==> flow/design.v <==
module half_adder(a, b, sum, carry);
	input a, b;
	output sum, carry;
	assign sum = a^b;
	assign carry = a&b;
endmodule
module add4b(a,b,sum);
	input [3:0] a,b;
	output [3:0] sum;
	wire [3:0] sum;
	assign sum = a + b;
endmodule
module add6b(a, b, sum);
	input [5:0] a,b;
	output [5:0] sum;
	wire [5:0] sum;
	assign sum = a + b;
endmodule
module add8b(a,b,sum);
	input [7:0] a,b;
	output [7:0] sum;
	wire [7:0] sum;
	assign sum = a + b;
endmodule
module add12b(a,b,sum);
	input [11:0] a,b;
	output [11:0] sum;
	wire [11:0] sum;
	assign sum = a + b;
endmodule
module add16b(a,b,sum);
	input [15:0] a,b;
	output [15:0] sum;
	wire [15:0] sum;
	assign sum = a + b;
endmodule
module add24b(a,b,sum);
	input [23:0] a,b;
	output [23:0] sum;
	wire [23:0] sum;
	assign sum = a + b;
endmodule
module add32b(a,b,sum);
	input [31:0] a,b;
	output [31:0] sum;
	wire [31:0] sum;
	assign sum = a + b;
endmodule
module add48b (
    input [47:0] a,
    input [47:0] b,
    output [47:0] sum
);
    assign sum = a + b;
endmodule
module vedic_multiplier_2x2(a, b, result_2x2);
	input[1:0] a, b;
	output[3:0] result_2x2;
	wire[3:0] temp;
	assign result_2x2[0] = a[0] & b[0];
	assign temp[0] = a[0] & b[1];
	assign temp[1] = a[1] & b[0];
	assign temp[2] = a[1] & b[1];
	half_adder h1(temp[0], temp[1], result_2x2[1], temp[3]);
	half_adder h2(temp[2], temp[3], result_2x2[2], result_2x2[3]);
endmodule
module vedic_multiplier_4x4(a, b, result_4x4);
	input[3:0] a, b;
	output[7:0] result_4x4;
	wire[3:0] q0, q1, q2, q3, w0, w1;
	wire[5:0] w2, w3, w4, w5, w6;
	vedic_multiplier_2x2 v2_0(a[1:0], b[1:0], q0[3:0]);
	vedic_multiplier_2x2 v2_1(a[1:0], b[3:2], q1[3:0]);
	vedic_multiplier_2x2 v2_2(a[3:2], b[1:0], q2[3:0]);
	vedic_multiplier_2x2 v2_3(a[3:2], b[3:2], q3[3:0]);
	assign w0[3:0] = {2'b0, q0[3:2]};
	add4b a4_0(w0[3:0], q1[3:0], w1[3:0]);
	assign w2 = {2'b0, q2[3:0]};
	assign w3 = {q3[3:0], 2'b0};
	add6b a6_0(w2, w3, w4);
	assign w5 = {2'b0, w1[3:0]};
	add6b a6_1(w4, w5, w6);
	assign result_4x4[7:2] = w6[5:0];
	assign result_4x4[1:0] = q0[1:0];
endmodule
module vedic_multiplier_8x8(a, b, result_8x8);
	input[7:0] a, b;
	output[15:0] result_8x8;
	wire[15:0] q0, q1, q2, q3;
	wire[7:0] w0, w1;
	wire[11:0] w2, w3, w4, w5, w6;
	vedic_multiplier_4x4 v4_0(a[3:0], b[3:0], q0[15:0]);
	vedic_multiplier_4x4 v4_1(a[3:0], b[7:4], q1[15:0]);
	vedic_multiplier_4x4 v4_2(a[7:4], b[3:0], q2[15:0]);
	vedic_multiplier_4x4 v4_3(a[7:4], b[7:4], q3[15:0]);
   assign w0[7:0] = {4'b0, q0[7:4]};
	add8b a8_0(w0, q1, w1);
	assign w2 = {4'b0, q2[7:0]};
	assign w3 = {q3[7:0], 4'b0};
	add12b a12_0(w2, w3, w4);
	assign w5 = {4'b0, w1[7:0]};
	add12b a12_1(w4, w5, w6);
	assign result_8x8[15:4] = w6[11:0];
	assign result_8x8[3:0] = q0[3:0];
endmodule
module vedic_multiplier_16x16(a, b, result_16x16);
	input[15:0] a, b;
	output[31:0] result_16x16;
	wire[15:0] q0, q1, q2, q3;
	wire[15:0] w0, w1;
	wire[23:0] w2, w3, w4, w5, w6;
	vedic_multiplier_8x8 v8_0(a[7:0], b[7:0], q0[15:0]);
	vedic_multiplier_8x8 v8_1(a[7:0], b[15:8], q1[15:0]);
	vedic_multiplier_8x8 v8_2(a[15:8], b[7:0], q2[15:0]);
	vedic_multiplier_8x8 v8_3(a[15:8], b[15:8], q3[15:0]);
   assign w0[15:0] = {8'b0, q0[15:8]};
	add16b a16_0(w0, q1, w1);
	assign w2 = {8'b0, q2[15:0]};
	assign w3 = {q3[15:0], 8'b0};
	add24b a24_0(w2, w3, w4);
	assign w5 = {8'b0, w1[15:0]};
	add24b a24_1(w4, w5, w6);
	assign result_16x16[31:8] = w6[23:0];
	assign result_16x16[7:0] = q0[7:0];
endmodule
module vedic_multiplier_32x32_pipelined(
    input clk,
    input [31:0] a, b,
    output reg [63:0] result_32x32
);
    wire [31:0] q0, q1, q2, q3;
    reg [31:0] q0_reg, q1_reg, q2_reg, q3_reg;
    reg [31:0] w1_reg;
    reg [47:0] w2, w3, w4_reg, w5_reg, w6_reg;
    reg [15:0] lo_d1, lo_d2, lo_d3;
    vedic_multiplier_16x16 v16_0(.a(a[15:0]), .b(b[15:0]), .result_16x16(q0));
    vedic_multiplier_16x16 v16_1(.a(a[15:0]), .b(b[31:16]), .result_16x16(q1));
    vedic_multiplier_16x16 v16_2(.a(a[31:16]), .b(b[15:0]), .result_16x16(q2));
    vedic_multiplier_16x16 v16_3(.a(a[31:16]), .b(b[31:16]), .result_16x16(q3));
    always @(posedge clk) begin
        q0_reg <= q0;
        q1_reg <= q1;
        q2_reg <= q2;
        q3_reg <= q3;
    end
    always @(posedge clk) begin
        w1_reg <= {16'b0, q0_reg[31:16]} + q1_reg;
    end
    always @(posedge clk) begin
        w2 <= {16'b0, q2_reg};
        w3 <= {q3_reg, 16'b0};
        w4_reg <= w2 + w3;
    end
    always @(posedge clk) begin
        w5_reg <= {16'b0, w1_reg};
        w6_reg <= w4_reg + w5_reg;
    end
    always @(posedge clk) begin
        lo_d1 <= q0_reg[15:0];
        lo_d2 <= lo_d1;
        lo_d3 <= lo_d2;
    end
	 always @(posedge clk) begin
	     result_32x32[63:16] <= w6_reg;
        result_32x32[15:0] <= lo_d3;
	 end 
endmodule
# [From RTL to reports: vedic_multiplier_32x32_pipelined]
# Module vedic_multiplier_32x32_pipelined before and after one edit of its RTL, step after step.
# Lines under "before" count in the file above, lines under "after" in the edited file.
# "diff": "after" minus "before" as printed here. "change_rel_pct": 100 x difference / "before".
# Cell names lack the library's common part.
# The mark -- stands for no value.
[setup] design="vedic_multiplier_32x32_pipelined" clock="clk" lib="sky130hd" pvt_corner="tt_025C_1v80"

# [The edit]
# Unified diff, file above to edited file.
# The edit is scripted: it alters the design's behaviour and was not made to optimise anything.
# begin of diff
@@ -98,5 +98,8 @@
 	assign w2 = {4'b0, q2[7:0]};
 	assign w3 = {q3[7:0], 4'b0};
-	add12b a12_0(w2, w3, w4);
+	wire [11:0] w4_0, w4_1;
+	add12b a12_0(w2, w3, w4_0);
+	add12b a12_0_2 (w2, ~w3, w4_1);
+	assign w4 = w4_0 ^ w4_1;
 	assign w5 = {4'b0, w1[7:0]};
 	add12b a12_1(w4, w5, w6);
# end of diff

# [Elaborated design]
# Counts by Yosys on the flattened word-level netlist (proc, flatten, opt, wreduce; memories kept). Register bits leave out memories and registers merged into their read ports (data or address); mux counts leave out enables and synchronous resets folded into registers. Print and check cells are left out. Cells with the same type and inputs are merged into one.
[word_totals] item="elab_cells" before=2317 after=2365 diff=48 change_rel_pct=2.07
[word_totals] item="clocked_rd_ports_x_width" before=0 after=0 diff=0
[word_totals] item="ramBits" before=0 after=0 diff=0
[word_totals] item="latchBits" before=0 after=0 diff=0
[word_totals] item="input_bits" before=65 after=65 diff=0 change_rel_pct=0.00
[word_totals] item="ff_bits" before=464 after=464 diff=0 change_rel_pct=0.00
[word_totals] item="mem_bits_ro" before=0 after=0 diff=0
[word_totals] item="output_inout_bits" before=64 after=64 diff=0 change_rel_pct=0.00
[word_totals] item="n_memories" before=0 after=0 diff=0
[op_classes] item="compare" before=0 after=0 diff=0
[op_classes] item="div_mod_pow" before=0 after=0 diff=0
[op_classes] item="equal" before=0 after=0 diff=0
[op_classes] item="reduce_and_logical" before=0 after=0 diff=0
[op_classes] item="mux" before=0 after=0 diff=0
[op_classes] item="addsub" before=255 after=271 diff=16 change_rel_pct=6.27
[op_classes] item="multipliers" before=0 after=0 diff=0
[op_classes] item="logic" before=2048 after=2080 diff=32 change_rel_pct=1.56
[op_classes] item="shift" before=0 after=0 diff=0
[ops] operator="8-bit by 12-bit adder with 12-bit output" before=16 after=32 diff=16 change_rel_pct=100.00
[ops] operator="12-bit inverter" before=0 after=16 diff=16
[ops] operator="12-bit XOR" before=0 after=16 diff=16
[ops] operator="1-bit AND" before=1536 after=1536 diff=0 change_rel_pct=0.00
[ops] operator="1-bit XOR" before=512 after=512 diff=0 change_rel_pct=0.00
[ops] operator="2-bit by 4-bit adder with 4-bit output" before=64 after=64 diff=0 change_rel_pct=0.00
[ops] operator="4-bit by 6-bit adder with 6-bit output" before=64 after=64 diff=0 change_rel_pct=0.00
[ops] operator="6-bit by 4-bit adder with 6-bit output" before=64 after=64 diff=0 change_rel_pct=0.00
[ops] operator="12-bit by 8-bit adder with 12-bit output" before=16 after=16 diff=0 change_rel_pct=0.00
[ops] operator="4-bit by 8-bit adder with 8-bit output" before=16 after=16 diff=0 change_rel_pct=0.00
[ops] operator="16-bit by 24-bit adder with 24-bit output" before=4 after=4 diff=0 change_rel_pct=0.00
[ops] operator="24-bit by 16-bit adder with 24-bit output" before=4 after=4 diff=0 change_rel_pct=0.00
[ops] operator="8-bit by 16-bit adder with 16-bit output" before=4 after=4 diff=0 change_rel_pct=0.00
[ops] operator="16-bit by 32-bit adder with 32-bit output" before=1 after=1 diff=0 change_rel_pct=0.00
[ops] operator="32-bit by 48-bit adder with 48-bit output" before=1 after=1 diff=0 change_rel_pct=0.00
[ops] operator="48-bit by 32-bit adder with 48-bit output" before=1 after=1 diff=0 change_rel_pct=0.00

# [Longest topological paths]
# Yosys ltp: most cells in a row. Word level: on the elaborated netlist, between registers, memories and ports. Mapped: between sequential cells and ports; inverters and the memories' decode and read muxes count.
[logic_depth] item="ltp_word" before=9 after=11 diff=2 change_rel_pct=22.22
[logic_depth] item="abc_area" before="0" after="0"
[logic_depth] item="mapped_depth" before=47 after=44 diff=-3 change_rel_pct=-6.38

# [Synthesis result]
# Yosys stat after the flow's synthesis: flattened, memories mapped to cells. It holds for the ABC_AREA given above (unset counts as 0); a run with the other value may have another netlist.
[synth_totals] item="yosys_area_um2" before=62214.7 after=65048.6 diff=2833.9 change_rel_pct=4.56
[synth_totals] item="stdcells" before=6801 after=7334 diff=533 change_rel_pct=7.84
[synth_totals] item="flip_flops" before=464 after=464 diff=0 change_rel_pct=0.00
[synth_totals] item="sequential_area_um2" before=9288.9 after=9288.9 diff=0.0 change_rel_pct=0.00
[types] type="nor2_1" before=176 after=275 diff=99 change_rel_pct=56.25
[types] type="xor2_1" before=196 after=258 diff=62 change_rel_pct=31.63
[types] type="a21oi_1" before=346 after=404 diff=58 change_rel_pct=16.76
[types] type="ha_1" before=1472 after=1523 diff=51 change_rel_pct=3.46
[types] type="fa_1" before=395 after=347 diff=-48 change_rel_pct=-12.15
[types] type="nor3_1" before=50 after=98 diff=48 change_rel_pct=96.00
[types] type="inv_1" before=787 after=820 diff=33 change_rel_pct=4.19
[types] type="a21o_1" before=291 after=324 diff=33 change_rel_pct=11.34
[types] type="o21ai_0" before=103 after=134 diff=31 change_rel_pct=30.10
[types] type="nor2b_1" before=59 after=89 diff=30 change_rel_pct=50.85
[types] type="and2_1" before=971 after=944 diff=-27 change_rel_pct=-2.78
[types] type="a31oi_1" before=9 after=29 diff=20 change_rel_pct=222.22
[types] type="nand2_1" before=247 after=263 diff=16 change_rel_pct=6.48
[types] type="nand3_1" before=59 after=74 diff=15 change_rel_pct=25.42
[types] type="o31ai_1" before=10 after=23 diff=13 change_rel_pct=130.00
[types] type="xnor2_1" before=561 after=549 diff=-12 change_rel_pct=-2.14
[types] type="o311ai_0" before=3 after=15 diff=12 change_rel_pct=400.00
[types] type="a2111oi_0" before=4 after=15 diff=11 change_rel_pct=275.00
# Not every row of either side is listed.
# The figures by module come from a second, unflattened synthesis with its own total; it is not the netlist above.
[unflattened] item="cells_unflattened" before=9971 after=11251 diff=1280 change_rel_pct=12.84
[unflattened] item="hier_area_um2" before=91410.2 after=101680.0 diff=10269.8 change_rel_pct=11.23
# Each row is one instance without its submodules.
[modules_before] mod="add6b" n_inst=128 cells=19 seq_area_um2=0.0 mod_area_um2=186.4
[modules_before] mod="add12b" n_inst=32 cells=59 seq_area_um2=0.0 mod_area_um2=503.0
[modules_before] mod="vedic_multiplier_32x32_pipelined" n_inst=1 cells=1019 seq_area_um2=9288.9 mod_area_um2=13270.2
[modules_before] mod="add24b" n_inst=8 cells=167 seq_area_um2=0.0 mod_area_um2=1241.2
[modules_before] mod="add4b" n_inst=64 cells=9 seq_area_um2=0.0 mod_area_um2=100.1
[modules_before] mod="half_adder" n_inst=512 cells=1 seq_area_um2=0.0 mod_area_um2=12.5
[modules_before] mod="vedic_multiplier_2x2" n_inst=256 cells=4 seq_area_um2=0.0 mod_area_um2=25.0
[modules_before] mod="add8b" n_inst=16 cells=42 seq_area_um2=0.0 mod_area_um2=331.6
[modules_before] mod="add16b" n_inst=4 cells=107 seq_area_um2=0.0 mod_area_um2=853.3
[modules_before] mod="vedic_multiplier_4x4" n_inst=64 cells=1 seq_area_um2=0.0 mod_area_um2=3.8
[modules_before] mod="vedic_multiplier_8x8" n_inst=16 cells=1 seq_area_um2=0.0 mod_area_um2=3.8
[modules_before] mod="vedic_multiplier_16x16" n_inst=4 cells=1 seq_area_um2=0.0 mod_area_um2=3.8
[modules_after] mod="add12b" n_inst=48 cells=59 seq_area_um2=0.0 mod_area_um2=503.0
[modules_after] mod="add6b" n_inst=128 cells=19 seq_area_um2=0.0 mod_area_um2=186.4
[modules_after] mod="vedic_multiplier_32x32_pipelined" n_inst=1 cells=1019 seq_area_um2=9288.9 mod_area_um2=13270.2
[modules_after] mod="add24b" n_inst=8 cells=167 seq_area_um2=0.0 mod_area_um2=1241.2
[modules_after] mod="add4b" n_inst=64 cells=9 seq_area_um2=0.0 mod_area_um2=100.1
[modules_after] mod="half_adder" n_inst=512 cells=1 seq_area_um2=0.0 mod_area_um2=12.5
[modules_after] mod="vedic_multiplier_2x2" n_inst=256 cells=4 seq_area_um2=0.0 mod_area_um2=25.0
[modules_after] mod="add8b" n_inst=16 cells=42 seq_area_um2=0.0 mod_area_um2=331.6
[modules_after] mod="add16b" n_inst=4 cells=107 seq_area_um2=0.0 mod_area_um2=853.3
[modules_after] mod="vedic_multiplier_8x8" n_inst=16 cells=22 seq_area_um2=0.0 mod_area_um2=142.6
[modules_after] mod="vedic_multiplier_4x4" n_inst=64 cells=1 seq_area_um2=0.0 mod_area_um2=3.8
[modules_after] mod="vedic_multiplier_16x16" n_inst=4 cells=1 seq_area_um2=0.0 mod_area_um2=3.8

# [Path before layout]
# Source: OpenSTA report_checks on the synthesized netlist (no wires, ideal clock, input and output delay 20% of the period each), path of least setup slack; recovery checks are left aside. Register names are those of the netlist, which keeps one name where synthesis merged equal registers.
[synth_timing] item="kind" before="input port to flip-flop" after="input port to flip-flop"
[synth_timing] item="from" before="input port a[0]" after="input port b[16]"
[synth_timing] item="to" before="register q1_reg[29]" after="register q1_reg[31]"
[synth_timing] item="path_slack_ps" before=189 after=464 diff=275
[synth_timing] item="stages" before=43 after=41 diff=-2 change_rel_pct=-4.65
[synth_timing] item="required_time_ps" before=11372 after=11380 diff=8 change_rel_pct=0.07
[synth_timing] item="path_delay_ps" before=9011 after=8736 diff=-275 change_rel_pct=-3.05
[synth_timing] item="setup_ps" before=128 after=120 diff=-8
[synth_timing] item="launch_ps" before=2300 after=2300 diff=0 change_rel_pct=0.00
[synth_timing] item="period_ps" before=11500 after=11500 diff=0 change_rel_pct=0.00
[synth_timing] item="arrival_time_ps" before=11183 after=10916 diff=-267 change_rel_pct=-2.39
[synth_timing] item="input_delay_ps" before=2300 after=2300 diff=0 change_rel_pct=0.00
[synth_timing] item="synth_period_reached_ps" before=11311 after=11036 diff=-275 change_rel_pct=-2.43
# "path_delay_ps" is the arrival time less input delay plus setup time.
# "stages": output pins that drive a net of the path, with the launching flip-flop's if there is one; two outputs of one cell count as two.
# "synth_period_reached_ps" = period - worst setup slack (recovery checks aside). The figure is calculated, with input and output delays left at 20% of the set period.
# The rows between start and end are the longest chain of elaborated cells between them; the timing report does not say that the signal goes this way. Where chains are equally long, one stands for them.
# Each line given opens the expression or statement behind the cell; cells for indexed reads and writes are added by Yosys, which also makes memories of some case tables.
[synth_via_before] cell_sequence="clkbuf_1 > and2_1 > ha_1 > ha_1 > ha_1 > fa_1 > xnor2_1 > fa_1 > fa_1 > inv_1 > ha_1 > fa_1 > a21oi_1 > nor2_1 > nor2_1 > xor2_1 > fa_1 > ha_1 > [7 not listed] > ha_1 > nand3_1 > o211ai_1 > o41ai_1 > nand2b_1 > a21boi_0 > nand3_1 > xor2_1 > fa_1 > inv_1 > ha_1 > or2_2 > a21oi_1 > a311oi_1 > o21a_1 > o21ai_0 > nor3b_1 > xor2_1" elab_chain_len=9 cells_between=60
[synth_lines_before] item="from (decl)" line_no=128 source="input [31:0] a, b,"
[synth_lines_before] item="1-bit AND" line_no=61 source="assign temp[0] = a[0] & b[1];"
[synth_lines_before] item="1-bit AND" line_no=5 source="assign carry = a&b;"
[synth_lines_before] item="1-bit XOR" line_no=4 source="assign sum = a^b;"
[synth_lines_before] item="2-bit by 4-bit adder with 4-bit output" line_no=11 source="assign sum = a + b;"
[synth_lines_before] item="6-bit by 4-bit adder with 6-bit output" line_no=17 source="assign sum = a + b;"
[synth_lines_before] item="4-bit by 8-bit adder with 8-bit output" line_no=23 source="assign sum = a + b;"
[synth_lines_before] item="12-bit by 8-bit adder with 12-bit output" line_no=29 source="assign sum = a + b;"
[synth_lines_before] item="8-bit by 16-bit adder with 16-bit output" line_no=35 source="assign sum = a + b;"
[synth_lines_before] item="24-bit by 16-bit adder with 24-bit output" line_no=41 source="assign sum = a + b;"
[synth_lines_before] item="to (assign)" line_no=142 source="q1_reg <= q1;"
[synth_lines_before] item="to (decl)" line_no=132 source="reg [31:0] q0_reg, q1_reg, q2_reg, q3_reg;"
[synth_via_after] cell_sequence="clkbuf_1 > clkbuf_1 > and2_1 > ha_1 > ha_1 > ha_1 > fa_1 > xnor2_1 > fa_1 > fa_1 > inv_1 > ha_1 > fa_1 > ha_1 > a21o_1 > a21oi_1 > o21bai_1 > a21oi_1 > [5 not listed] > a21o_1 > a21o_1 > a21oi_1 > o21ai_0 > nand2b_1 > or3_1 > xnor2_1 > fa_1 > inv_1 > ha_1 > nand2_1 > nor2_1 > nand4_1 > o21ai_0 > o41ai_1 > nor3_1 > mux2i_1 > o31a_1" elab_chain_len=10 cells_between=71
[synth_lines_after] item="from (decl)" line_no=131 source="input [31:0] a, b,"
[synth_lines_after] item="1-bit AND" line_no=62 source="assign temp[1] = a[1] & b[0];"
[synth_lines_after] item="1-bit AND" line_no=5 source="assign carry = a&b;"
[synth_lines_after] item="1-bit XOR" line_no=4 source="assign sum = a^b;"
[synth_lines_after] item="2-bit by 4-bit adder with 4-bit output" line_no=11 source="assign sum = a + b;"
[synth_lines_after] item="6-bit by 4-bit adder with 6-bit output" line_no=17 source="assign sum = a + b;"
[synth_lines_after] item="8-bit by 12-bit adder with 12-bit output" line_no=29 source="assign sum = a + b;"
[synth_lines_after] item="12-bit XOR" line_no=103 source="assign w4 = w4_0 ^ w4_1;"
[synth_lines_after] item="12-bit by 8-bit adder with 12-bit output" line_no=29
[synth_lines_after] item="16-bit by 24-bit adder with 24-bit output" line_no=41 source="assign sum = a + b;"
[synth_lines_after] item="24-bit by 16-bit adder with 24-bit output" line_no=41
[synth_lines_after] item="to (assign)" line_no=145 source="q1_reg <= q1;"
[synth_lines_after] item="to (decl)" line_no=135 source="reg [31:0] q0_reg, q1_reg, q2_reg, q3_reg;"

# [Worst path after layout]
# Path of least setup slack in the final report of each run of pair 1 (OpenROAD, finished layout, wires in). Where an end is a register, its clock arrival counts in the times.
# The path's times are printed in steps of 10 ps; the period is the one set.
[layout_timing] item="kind" before="input port to flip-flop" after="input port to flip-flop"
[layout_timing] item="from" before="input port a[1]" after="input port b[0]"
[layout_timing] item="to" before="register q1_reg[29]" after="register q0_reg[30]"
[layout_timing] item="path_slack_ps" before=400 after=370 diff=-30
[layout_timing] item="stages" before=46 after=39 diff=-7 change_rel_pct=-15.22
[layout_timing] item="period_ps" before=11500 after=11500 diff=0 change_rel_pct=0.00
[layout_timing] item="setup_ps" before=70 after=100 diff=30
[layout_timing] item="launch_ps" before=2300 after=2300 diff=0 change_rel_pct=0.00
[layout_timing] item="required_time_ps" before=12090 after=12040 diff=-50 change_rel_pct=-0.41
[layout_timing] item="input_delay_ps" before=2300 after=2300 diff=0 change_rel_pct=0.00
[layout_timing] item="arrival_time_ps" before=11690 after=11670 diff=-20 change_rel_pct=-0.17
# The rows between start and end are the longest chain of elaborated cells between them; the timing report does not say that the signal goes this way. Where chains are equally long, one stands for them.
[layout_via_before] cell_sequence="clkdlybuf4s50_1 > buf_6 > and2_1 > ha_1 > ha_1 > ha_2 > fa_2 > xnor2_2 > fa_2 > inv_1 > ha_1 > a21o_1 > a21oi_2 > xnor2_1 > ha_1 > a21oi_2 > nor2_1 > nor2_2 > [10 not listed] > nand3_1 > o211ai_1 > o41ai_2 > nand2b_1 > a21boi_1 > buf_4 > xnor2_1 > fa_1 > inv_1 > ha_4 > o21a_1 > o21a_1 > o2111ai_2 > a311oi_2 > o21a_1 > o21ai_2 > nor3b_2 > xor2_1" elab_chain_len=9 cells_between=61
[layout_lines_before] item="from (decl)" line_no=128 source="input [31:0] a, b,"
[layout_lines_before] item="1-bit AND" line_no=62 source="assign temp[1] = a[1] & b[0];"
[layout_lines_before] item="1-bit AND" line_no=5 source="assign carry = a&b;"
[layout_lines_before] item="1-bit XOR" line_no=4 source="assign sum = a^b;"
[layout_lines_before] item="2-bit by 4-bit adder with 4-bit output" line_no=11 source="assign sum = a + b;"
[layout_lines_before] item="6-bit by 4-bit adder with 6-bit output" line_no=17 source="assign sum = a + b;"
[layout_lines_before] item="4-bit by 8-bit adder with 8-bit output" line_no=23 source="assign sum = a + b;"
[layout_lines_before] item="12-bit by 8-bit adder with 12-bit output" line_no=29 source="assign sum = a + b;"
[layout_lines_before] item="8-bit by 16-bit adder with 16-bit output" line_no=35 source="assign sum = a + b;"
[layout_lines_before] item="24-bit by 16-bit adder with 24-bit output" line_no=41 source="assign sum = a + b;"
[layout_lines_before] item="to (assign)" line_no=142 source="q1_reg <= q1;"
[layout_lines_before] item="to (decl)" line_no=132 source="reg [31:0] q0_reg, q1_reg, q2_reg, q3_reg;"
[layout_via_after] cell_sequence="clkdlybuf4s50_1 > and2_1 > ha_1 > ha_1 > ha_1 > fa_1 > xnor2_2 > fa_1 > fa_1 > xnor2_1 > buf_4 > fa_1 > ha_1 > a21o_1 > a21oi_1 > o21bai_1 > a21oi_1 > buf_4 > [3 not listed] > a21o_1 > a21o_1 > a21oi_1 > o21ai_0 > xor2_1 > fa_1 > inv_1 > ha_1 > a21oi_1 > o221ai_1 > a31oi_1 > nor2_1 > o31ai_1 > buf_4 > a31oi_1 > buf_4 > a41oi_1 > xnor2_1" elab_chain_len=10 cells_between=71
[layout_lines_after] item="from (decl)" line_no=131 source="input [31:0] a, b,"
[layout_lines_after] item="1-bit AND" line_no=62 source="assign temp[1] = a[1] & b[0];"
[layout_lines_after] item="1-bit AND" line_no=5 source="assign carry = a&b;"
[layout_lines_after] item="1-bit XOR" line_no=4 source="assign sum = a^b;"
[layout_lines_after] item="2-bit by 4-bit adder with 4-bit output" line_no=11 source="assign sum = a + b;"
[layout_lines_after] item="6-bit by 4-bit adder with 6-bit output" line_no=17 source="assign sum = a + b;"
[layout_lines_after] item="8-bit by 12-bit adder with 12-bit output" line_no=29 source="assign sum = a + b;"
[layout_lines_after] item="12-bit XOR" line_no=103 source="assign w4 = w4_0 ^ w4_1;"
[layout_lines_after] item="12-bit by 8-bit adder with 12-bit output" line_no=29
[layout_lines_after] item="16-bit by 24-bit adder with 24-bit output" line_no=41 source="assign sum = a + b;"
[layout_lines_after] item="24-bit by 16-bit adder with 24-bit output" line_no=41
[layout_lines_after] item="to (assign)" line_no=144 source="q0_reg <= q0;"
[layout_lines_after] item="to (decl)" line_no=135 source="reg [31:0] q0_reg, q1_reg, q2_reg, q3_reg;"

# [Measured runs]
# Runs of the flow (Yosys, OpenROAD) on both versions; the two runs of a pair have the same settings. The constraints put input and output delay at 20% of the set period each and load the outputs with 0.01 pF.
[settings_pair_1] CORE_UTILIZATION=40 period_ns=11.5 CAP_MARGIN=20 CORE_MARGIN=2 SLEW_MARGIN=20
[results_pair_1] item="setupTns_ps" before=0 after=0 diff=0
[results_pair_1] item="design_die_area_um2" before=158707.0 after=165865.0 diff=7158.0 change_rel_pct=4.51
[results_pair_1] item="layout_stdcell_area_um2" before=71074.4 after=73242.7 diff=2168.3 change_rel_pct=3.05
[results_pair_1] item="synth_area_um2" before=62214.7 after=65048.6 diff=2833.9 change_rel_pct=4.56
[results_pair_1] item="finalUtil_frac" before=0.461 after=0.455 diff=-0.006
[results_pair_1] item="worstSetupSlack_ps" before=400 after=373 diff=-27
[settings_pair_2] CELL_PAD_IN_SITES_DETAIL_PLACEMENT=2 CORE_MARGIN=7 CORE_UTILIZATION=34 CTS_CLUSTER_SIZE=13 MIN_ROUTING_LAYER="met1" PLACE_DENSITY_LB_ADDON=0.18 SETUP_SLACK_MARGIN=-0.12 period_ns=17.6 CAP_MARGIN=20 SLEW_MARGIN=20
[results_pair_2] item="setupTns_ps" before=0 after=0 diff=0
[results_pair_2] item="design_die_area_um2" before=195156.0 after=203762.0 diff=8606.0 change_rel_pct=4.41
[results_pair_2] item="layout_stdcell_area_um2" before=68211.7 after=71135.7 diff=2924.0 change_rel_pct=4.29
[results_pair_2] item="synth_area_um2" before=62214.7 after=65048.6 diff=2833.9 change_rel_pct=4.56
[results_pair_2] item="finalUtil_frac" before=0.376 after=0.374 diff=-0.002
[results_pair_2] item="worstSetupSlack_ps" before=3626 after=3904 diff=278
